==> flow/design.v <==
`timescale 1ns / 1ps
module helper_bcd_to_7seg(
    input wire [3:0] bcd_in,
    output reg [6:0] seg_out
);
    always @(*) begin
        case (bcd_in)
            4'd0: seg_out = 7'b1000000;
            4'd1: seg_out = 7'b1111001;
            4'd2: seg_out = 7'b0100100;
            4'd3: seg_out = 7'b0110000;
            4'd4: seg_out = 7'b0011001;
            4'd5: seg_out = 7'b0010010;
            4'd6: seg_out = 7'b0000010;
            4'd7: seg_out = 7'b1111000;
            4'd8: seg_out = 7'b0000000;
            4'd9: seg_out = 7'b0010000;
            4'd10: seg_out = 7'b0111111;  
            default: seg_out = 7'b1111111;  
        endcase
    end
endmodule
`timescale 1ns / 1ps
module seven_seg_display(
    input wire clk,
    input wire reset,  
    input wire [15:0] bcd_digit,   
    output wire [6:0] seg,  
    output wire [3:0] an            
);
    reg [2:0] digit_index;
    reg [3:0] current_bcd;
    reg [19:0] refresh_counter;
    wire [6:0] seg_out;
    helper_bcd_to_7seg d5 (.bcd_in(current_bcd),.seg_out(seg_out));
    always @(posedge clk or posedge reset) begin
        if (reset) begin
            refresh_counter <= 0;
            digit_index <= 0;
        end else begin
            refresh_counter <= refresh_counter + 1;
            if (refresh_counter == 10) begin
                refresh_counter <= 0;
                digit_index <= digit_index + 1;
                if (digit_index == 3'd3)  
                    digit_index <= 0;
            end
        end
    end
    always @(*) begin
        case (digit_index)
            3'd0: current_bcd = bcd_digit[3:0];      
            3'd1: current_bcd = bcd_digit[7:4];      
            3'd2: current_bcd = bcd_digit[11:8];     
            3'd3: current_bcd = bcd_digit[15:12];    
            default: current_bcd = 4'd15;            
        endcase
    end 
    assign seg = seg_out;
reg [3:0] an_reg;
always @(*) begin
    case (digit_index)
        3'd0: an_reg = 4'b1110;  
        3'd1: an_reg = 4'b1101;  
        3'd2: an_reg = 4'b1011;  
        3'd3: an_reg = 4'b0111;  
        default: an_reg = 4'b1111;
    endcase
end
assign an = an_reg;
endmodule
`timescale 1ns / 1ps
module bin_to_bcd #( parameter W = 18)   
  ( input [W-1:0] bin,   
    output reg [W+(W-4)/3:0] bcd);  
  integer i,j;
  always @(bin) begin
    for(i = 0; i <= W+(W-4)/3; i = i+1) bcd[i] = 0;      
    bcd[W-1:0] = bin;                                    
    for(i = 0; i <= W-4; i = i+1)                        
      for(j = 0; j <= i/3; j = j+1)                      
        if (bcd[W-i+4*j -: 4] > 4)                       
          bcd[W-i+4*j -: 4] = bcd[W-i+4*j -: 4] + 4'd3;  
  end
endmodule
`timescale 1ns / 1ps
  module serial_parallel_multiplier(
    input clk, rst,
    input start,
    input [7:0] x, y,
    output reg [15:0] P,
    output reg flag
    );
     reg state;
    reg [7:0] x_reg;
    reg [7:0] y_reg;
    reg s;
    reg [3:0] counter;
    always @(posedge clk , posedge rst) begin
        if (rst) begin
            flag <= 0;
            x_reg <= 0;
            y_reg <= 0;
            P <= 0;
            counter <= 0;
            state <= 0;
        end
        else if (start && state == 0) begin
            state <= 1;
            flag <= 0;
               s <= x[7] ^ y[7];
            y_reg <= y[7] ? (~y + 1) : y;
            x_reg <= x[7] ? (~x + 1) : x;
                P <= 0;
           counter <= 8;
        end
        else if (state) begin
            if (counter > 0) begin
                P <= P + (y_reg[0] ? ({8'b0, x_reg} << (8 - counter)) : 0);
                y_reg <= {y_reg[7], y_reg[7:1]};
                counter <= counter - 1;
            end
            else begin
                P <= s ? (~P + 1) : P;
                flag <= 1;
                state <= 0;
            end
        end
    end
endmodule
`timescale 1ns / 1ps
module top_control_unit(
    input wire clk,
    input wire reset,
    input wire btnL,
    input wire btnR,
    input wire btnC,
    input wire [7:0] multiplicand,
    input wire [7:0] multiplier,
    output wire [6:0] seg,
    output wire [3:0] an,
    output led
);
    wire left_pressed, right_pressed, start_pressed;
    pushbutton_detector pb_left (
        .clk(clk),
        .reset(reset),
        .x(btnL),
        .z(left_pressed)
    );
    pushbutton_detector pb_right (
        .clk(clk),
        .reset(reset),
        .x(btnR),
        .z(right_pressed)
    );
    pushbutton_detector pb_center (
        .clk(clk),
        .reset(reset),
        .x(btnC),
        .z(start_pressed)
    );
    wire [15:0] product;
    wire done;
    serial_parallel_multiplier spm (
        .clk(clk),
        .rst(reset),
        .start(start_pressed),
        .x(multiplicand),
        .y(multiplier),
        .P(product),
        .flag(done)
    );
    assign led = done;
    wire [19:0] bcd_unsigned;
    wire sign_bit = product[15];
    wire [15:0] productabs = sign_bit ? (~product + 1) : product;
    bin_to_bcd #(.W(16)) converter (
        .bin(productabs),
        .bcd(bcd_unsigned)
    );
    reg [1:0] state;
    wire [3:0] d0 = bcd_unsigned[3:0];
    wire [3:0] d1 = bcd_unsigned[7:4];
    wire [3:0] d2 = bcd_unsigned[11:8];
    wire [3:0] d3 = bcd_unsigned[15:12];
    wire [3:0] d4 = bcd_unsigned[19:16];
    wire [3:0] d5 = sign_bit ? 4'd10 : 4'd15;
    reg [15:0] active_digits;   
    wire tick;
    clockDivider #(50) divide (clk,reset,tick);
   always @(posedge clk or posedge reset) begin
    if (reset)
        state <= 0;
    else if (tick) begin
        case (state)
            2'd0: if (right_pressed) state <= 1;
            2'd1: begin
                if (right_pressed) state <= 2;
                else if (left_pressed) state <= 0;
            end
            2'd2: if (left_pressed) state <= 1;
            default: state <= 0;
        endcase
    end
end
    always @(*) begin
        case (state)
            2'd0: active_digits = {d5, d4, d3, d2};  
            2'd1: active_digits = {d5, d3, d2, d1};  
            2'd2: active_digits = {d5, d2, d1, d0};  
            default: active_digits = {d5, d4, d3, d2};
        endcase
    end
    seven_seg_display display_unit (
        .clk(clk),
        .reset(reset),
        .bcd_digit(active_digits),  
        .seg(seg),
        .an(an)
    );
endmodule
module pushbutton_detector(
input clk,reset,x,
output z
    );
wire tick;
clockDivider #(50) divide (clk,reset,tick);
wire out;
debouncer deb(clk,tick,reset,x,out);
wire out2;
synchronizer sync(clk,tick,reset,out,out2);
wire out3;
rising_edge rizz(clk,tick,reset,out2,out3);
assign z = out3;     
endmodule
module rising_edge(
input clk, en, reset, x,
output reg z
    );
    reg x_prev;
    always @(posedge clk or posedge reset) begin
        if (reset) begin
            x_prev <= 0;
            z <= 0;
        end else if (en) begin
            z <= x & ~x_prev;   
            x_prev <= x;
        end
    end
endmodule
module debouncer(input clk, en, rst, in, output out);
reg q1,q2,q3;
always@(posedge clk, posedge rst) begin
if(rst == 1'b1) begin
q1 <= 0;
q2 <= 0;
q3 <= 0;
end
else if (en) begin
q1 <= in;
q2 <= q1;
q3 <= q2;
end
end
assign out = (rst) ? 0 : q1&q2&q3;
endmodule
module synchronizer ( input wire clk, en, rst, sig, output reg sig1 );
 reg meta;
 always @(posedge clk, posedge rst) begin
 if (rst) begin
 meta <= 0;
 sig1 <= 0;
 end
 else if (en) begin
 meta <= sig;
 sig1 <= meta;
 end
 end
endmodule
module clockDivider #(parameter n = 50000000)
(input clk, rst, output tick);
wire [31:0] count;
reg clk_out;
counter_x_bit #(32,n) counterMod
(.clk(clk), .reset(rst),.en(1'b1), .count(count));
assign tick = (count == n-1) && !clk_out;
always @ (posedge clk, posedge rst) begin
if (rst)  
clk_out <= 0;
else if (count == n-1)
clk_out <= ~ clk_out;
end
endmodule
module counter_x_bit #(parameter x = 3, n = 6)
(input clk, reset, en, output reg [x-1:0] count);
always @(posedge clk, posedge reset) begin
if (reset == 1)
    count <= 0; 
else if(!en)
    count <= count; 
else if(count == n-1)
    count <= 0; 
else
    count <= count + 1;
end
endmodule
==> Step by step through the tools: top_control_unit <==
Tool output for the design above, in the order of the flow.
Lines are those of the file above, counted from 1.
Operators: Yosys type, input widths -> output width; for muxes data width and select width s.
Library cell names are shortened.
{ "inputs": {"top": "top_control_unit", "clock_port": "clk", "cell_library": "sky130hd", "corner": "tt_025C_1v80"} }

==> Word level <==
Counts by Yosys on the flattened word-level netlist (proc, flatten, opt, wreduce; memories kept). Register bits leave out memories and registers merged into their read ports (data or address). Print and check cells are left out. Cells with the same type and inputs are merged into one.
Memory sizes are those after Yosys's memory passes, which may raise the word count (mostly to a power of two), join words into wider ones and drop unused or constant bits.
{ "bits": {"reg_bits": 217, "romBits": 112, "n_memories": 1, "inputBits": 21, "word_cells": 253} }
{ "mem_list": {"columns": ["name", "words", "word_bits", "rd", "write_ports", "line_no", "source"], "rows": [
  ["(name not given)", 16, 7, 1, 0, 7, "case (bcd_in)"]
]} }
{ "classes": {"addsub": 47, "cmp": 36, "equal": 15, "n_shift": 1, "mux": 73, "n_logic": 22, "n_reduce_logical": 18} }
{ "op_table": {"columns": ["operator", "n"], "rows": [
  ["$mux 4", 37],
  ["$add 32x1->32 const B", 4],
  ["$eq 32x6->1 const B", 4],
  ["$mux 32", 4],
  ["$add 4x2->4 const B", 30],
  ["$gt 4x3->1 const B", 30],
  ["$mux 16", 6],
  ["$shl 8x32->16", 1],
  ["$pmux 4 s4", 2],
  ["$mux 8", 4],
  ["$pmux 12 s2", 1],
  ["$add 20x1->20 const B", 1],
  ["$eq 20x4->1 const B", 1],
  ["$mux 20", 1],
  ["$add 16x1->16 const B", 1],
  ["$add 16x16->16", 1],
  ["$not 16->16", 1],
  ["$add 3x2->4 const B", 4],
  ["$add 8x1->8 const B", 2],
  ["$not 8->8", 2],
  ["$gt 3x3->1 const B", 5],
  ["$and 1x1->1", 9],
  ["$not 1->1", 9],
  ["$mux 3", 3],
  ["$mux 1", 9],
  ["$reduce_and 2->1", 4],
  ["$mux 2", 4],
  ["$mux 7", 1]
]} }
Not listed: further kinds 20, cells in them 31.

==> Depth <==
Yosys ltp: most cells in a row. Word level: on the elaborated netlist, between registers, memories and ports. Mapped: between sequential cells and ports; inverters and the memories' decode and read muxes count.
{ "logic_depth": {"ltp_word": 31, "abc_area": 1, "ltp_mapped": 93, "depth_no_buf": 93} }

==> Synthesis result <==
The flow's flattened synthesis, as Yosys stat reports it; memories are mapped. The netlist is that of the ABC_AREA named above (0 if unset); the other value can give another one.
{ "mapped": {"stdcells": 2880, "yosys_area_um2": 18779.3, "seq_area_um2": 5461.5, "flip_flops": 218} }
{ "by_type": {"columns": ["type", "n", "area_total_um2"], "rows": [
  ["dfrtp_1", 216, 5.41E+03],
  ["nand2_1", 749, 2.81E+03],
  ["inv_1", 477, 1.79E+03],
  ["nand3_1", 331, 1.66E+03],
  ["ha_1", 82, 1.03E+03],
  ["nor2_1", 242, 908.371],
  ["o21ai_0", 145, 725.696],
  ["nand2_2", 77, 481.712],
  ["xor2_1", 54, 472.954],
  ["nand2_4", 29, 326.563],
  ["a21oi_1", 65, 325.312],
  ["nand4_1", 49, 306.544],
  ["nor3_1", 43, 215.206],
  ["nand3_2", 21, 210.202],
  ["nor4_1", 32, 200.192],
  ["inv_2", 37, 138.883],
  ["xnor2_1", 15, 131.376],
  ["nand3_4", 7, 122.618]
]} }
Other cell types: 48; their cells: 209.

==> Path before layout <==
OpenSTA on the mapped netlist: ideal clock, no wires. The path of least setup slack (recovery checks aside). Input and output delay are each 20% of the period. Register names are those of the netlist, which keeps one name where synthesis merged equal registers.
{ "synth_path": {"path_type": "flip-flop to output port", "from": "register spm.P[1]", "to": "output seg[3]", "period_ps": 30000, "output_delay_ps": 6000, "t_first_pin_ps": 0, "t_arrival_ps": 9490, "t_required_ps": 24000, "slack_ps": 14510, "path_delay_ps": 9490, "path_stages": 83, "period_less_setup_slack_ps": 15490} }
"path_delay_ps" is the arrival time less input delay plus setup time.
A path that ends at an output port has no setup time.
"path_stages": output pins that drive a net of the path, with the launching flip-flop's if there is one; two outputs of one cell count as two.
"period_less_setup_slack_ps" is the clock period less the worst setup slack; recovery checks do not enter. This is arithmetic on one report: input and output delays are still those of the set period (20% each).
The rows between start and end are the longest chain of elaborated cells between them; the timing report does not say that the signal goes this way. Where chains are equally long, one stands for them.
Each line given opens the expression or statement behind the cell; cells for indexed reads and writes are added by Yosys, which also makes memories of some case tables.
A memory read counts as a cell of the chain, while the word-level depth stops at memories.
A register here has more assigning lines than the two given.
{ "synth_via": {"cell_sequence": "dfrtp_1 inv_1 ha_1 nand2_1 nor2_4 nand3_1 nand3_1 nand2_1 nor2_1 inv_1 ha_1 xor2_1 ha_1 o21ai_2 xnor2_1 ha_1 inv_1 nand3_1 [47 not listed] inv_1 nand3_1 nand2_1 nand2_1 and2_1 ha_1 nand3b_1 nand2_1 nand2_1 a31oi_1 a21oi_1 a21oi_1 nand3_2 ha_1 nand2_1 nand2_1 nand2_1 nand2_1", "elab_chain_cells": 32, "cone_cells": 111, "classes_between": "add/sub (36); compare (35); mux (38); logic (1); memory (1)"} }
{ "synth_lines": {"columns": ["element", "line_no", "source"], "rows": [
  ["from (decl)", 91, "output reg [15:0] P,"],
  ["from (assign)", 119, "P <= P + (y_reg[0] ? ({8'b0, x_reg} << (8 - counter)) : 0);"],
  ["from (assign)", 124, "P <= s ? (~P + 1) : P;"],
  ["$not 16->16", 177, null],
  ["$add 16x1->16", 177, null],
  ["$mux 16", 177, null],
  ["$add 3x2->4", 83, "bcd[W-i+4*j -: 4] = bcd[W-i+4*j -: 4] + 4'd3;"],
  ["$mux 4", 82, "if (bcd[W-i+4*j -: 4] > 4)"],
  ["$gt 4x3->1", 82, null],
  ["$mux 4", 82, null],
  ["[18 not listed]", null, null],
  ["$add 4x2->4", 83, null],
  ["$mux 4", 82, null],
  ["$add 4x2->4", 83, null],
  ["$mux 4", 82, null],
  ["$pmux 12 s2", 208, "case (state)"],
  ["$pmux 4 s4", 51, "case (digit_index)"],
  ["$mem_v2 16x7", 7, "case (bcd_in)"],
  ["to (decl)", 140, "output wire [6:0] seg,"]
]} }

==> Timing after layout <==
From the final timing report of record 1: the path of least setup slack in the routed layout; clock arrival at registers is part of the times.
The report prints the path's times to 10 ps; the period is as set.
{ "layout_path": {"path_type": "flip-flop to output port", "from": "register spm.P[8]", "to": "output seg[3]", "period_ps": 18000, "output_delay_ps": 3600, "t_first_pin_ps": 550, "t_arrival_ps": 9870, "t_required_ps": 14400, "slack_ps": 4530, "path_stages": 91} }
The rows between start and end are the longest chain of elaborated cells between them; the timing report does not say that the signal goes this way. Where chains are equally long, one stands for them.
A memory read counts as a cell of the chain, while the word-level depth stops at memories.
A register here has more assigning lines than the two given.
{ "layout_via": {"cell_sequence": "dfrtp_2 nor2_4 nand2_1 nor2_2 nand2_1 nand2_2 nand3_2 nand2_4 inv_2 nor2_4 inv_2 ha_4 buf_4 nand3_4 nand2_4 o21ai_4 xnor2_2 ha_2 [55 not listed] nand2_1 and2_4 ha_4 nand3b_1 nand2_2 buf_6 nand4_1 a21oi_2 a21oi_2 nand2_2 a21oi_4 buf_6 ha_4 nand2_2 nand2_2 nand2_2 nand2_1 buf_2", "elab_chain_cells": 32, "cone_cells": 111, "classes_between": "add/sub (36); compare (35); mux (38); logic (1); memory (1)"} }
{ "layout_lines": {"columns": ["element", "line_no", "source"], "rows": [
  ["from (decl)", 91, "output reg [15:0] P,"],
  ["from (assign)", 119, "P <= P + (y_reg[0] ? ({8'b0, x_reg} << (8 - counter)) : 0);"],
  ["from (assign)", 124, "P <= s ? (~P + 1) : P;"],
  ["$not 16->16", 177, null],
  ["$add 16x1->16", 177, null],
  ["$mux 16", 177, null],
  ["$add 3x2->4", 83, "bcd[W-i+4*j -: 4] = bcd[W-i+4*j -: 4] + 4'd3;"],
  ["$mux 4", 82, "if (bcd[W-i+4*j -: 4] > 4)"],
  ["$gt 4x3->1", 82, null],
  ["$mux 4", 82, null],
  ["[18 not listed]", null, null],
  ["$add 4x2->4", 83, null],
  ["$mux 4", 82, null],
  ["$add 4x2->4", 83, null],
  ["$mux 4", 82, null],
  ["$pmux 12 s2", 208, "case (state)"],
  ["$pmux 4 s4", 51, "case (digit_index)"],
  ["$mem_v2 16x7", 7, "case (bcd_in)"],
  ["to (decl)", 140, "output wire [6:0] seg,"]
]} }

Settings and measured results of 4 stored flow runs for module top_control_unit (sky130hd), not sorted in any way. The constraints put input and output delay at 20% of the set period each and load the outputs with 0.01 pF.
"achieved_period_ps" = clock period - worst setup slack. The figure is calculated, with input and output delays left at 20% of the set period.
By "totalPower_w" is meant OpenSTA's value without simulated activity: inputs other than the clock are taken to toggle once in ten clock periods, and the tool carries that through the logic.
[
  {
    "run": "record 1",
    "settings": { "ABC_AREA": 1, "CELL_PAD_IN_SITES_GLOBAL_PLACEMENT": 1, "CORE_UTILIZATION": 17, "MAX_ROUTING_LAYER": "met5", "PLACE_DENSITY_LB_ADDON": 0.12, "SETUP_SLACK_MARGIN": 5.0, "period_ns": 18.0, "CAP_MARGIN": 20, "CORE_MARGIN": 2, "SLEW_MARGIN": 20 },
    "results": { "fin_util_pct": 22.0, "totalPower_w": 0.00107, "synth_chip_area_um2": 18779.3, "design.die.area_um2": 113141.0, "achieved_period_ps": 13475, "fin_ws_ps": 4525, "fin_hold_ws_ps": 459 }
  },
  {
    "run": "record 2",
    "settings": { "CORE_UTILIZATION": 40, "period_ns": 30.0, "CAP_MARGIN": 20, "CORE_MARGIN": 2, "SLEW_MARGIN": 20 },
    "results": { "fin_ws_ps": 6246, "design.die.area_um2": 50207.4, "fin_hold_ws_ps": 470, "fin_util_pct": 44.0, "achieved_period_ps": 23754, "synth_chip_area_um2": 19372.3, "totalPower_w": 0.0006159 }
  },
  {
    "run": "record 3",
    "settings": { "CAP_MARGIN": 15, "CELL_PAD_IN_SITES_DETAIL_PLACEMENT": 0, "CELL_PAD_IN_SITES_GLOBAL_PLACEMENT": 2, "CORE_ASPECT_RATIO": 0.85, "CORE_UTILIZATION": 63, "CTS_CLUSTER_DIAMETER": 164, "CTS_CLUSTER_SIZE": 98, "GPL_ROUTABILITY_DRIVEN": 1, "GPL_TIMING_DRIVEN": 0, "HOLD_SLACK_MARGIN": 0.04, "MAX_ROUTING_LAYER": "met5", "PLACE_DENSITY_LB_ADDON": 0.25, "SLEW_MARGIN": 40, "TNS_END_PERCENT": 20, "period_ns": 39.2, "CORE_MARGIN": 2 },
    "outcome": "no results, placement failed with FLW-0024"
  },
  {
    "run": "record 4",
    "settings": { "CELL_PAD_IN_SITES_DETAIL_PLACEMENT": 1, "CORE_ASPECT_RATIO": 1.6, "CORE_MARGIN": 6, "CORE_UTILIZATION": 43, "CTS_CLUSTER_SIZE": 11, "MAX_ROUTING_LAYER": "met5", "PLACE_DENSITY": 0.38, "period_ns": 43.0, "CAP_MARGIN": 20, "SLEW_MARGIN": 20 },
    "results": { "synth_chip_area_um2": 19372.3, "fin_hold_ws_ps": 478, "totalPower_w": 0.0004018, "fin_util_pct": 47.4, "fin_ws_ps": 16190, "design.die.area_um2": 50430.3, "achieved_period_ps": 26810 }
  }
]
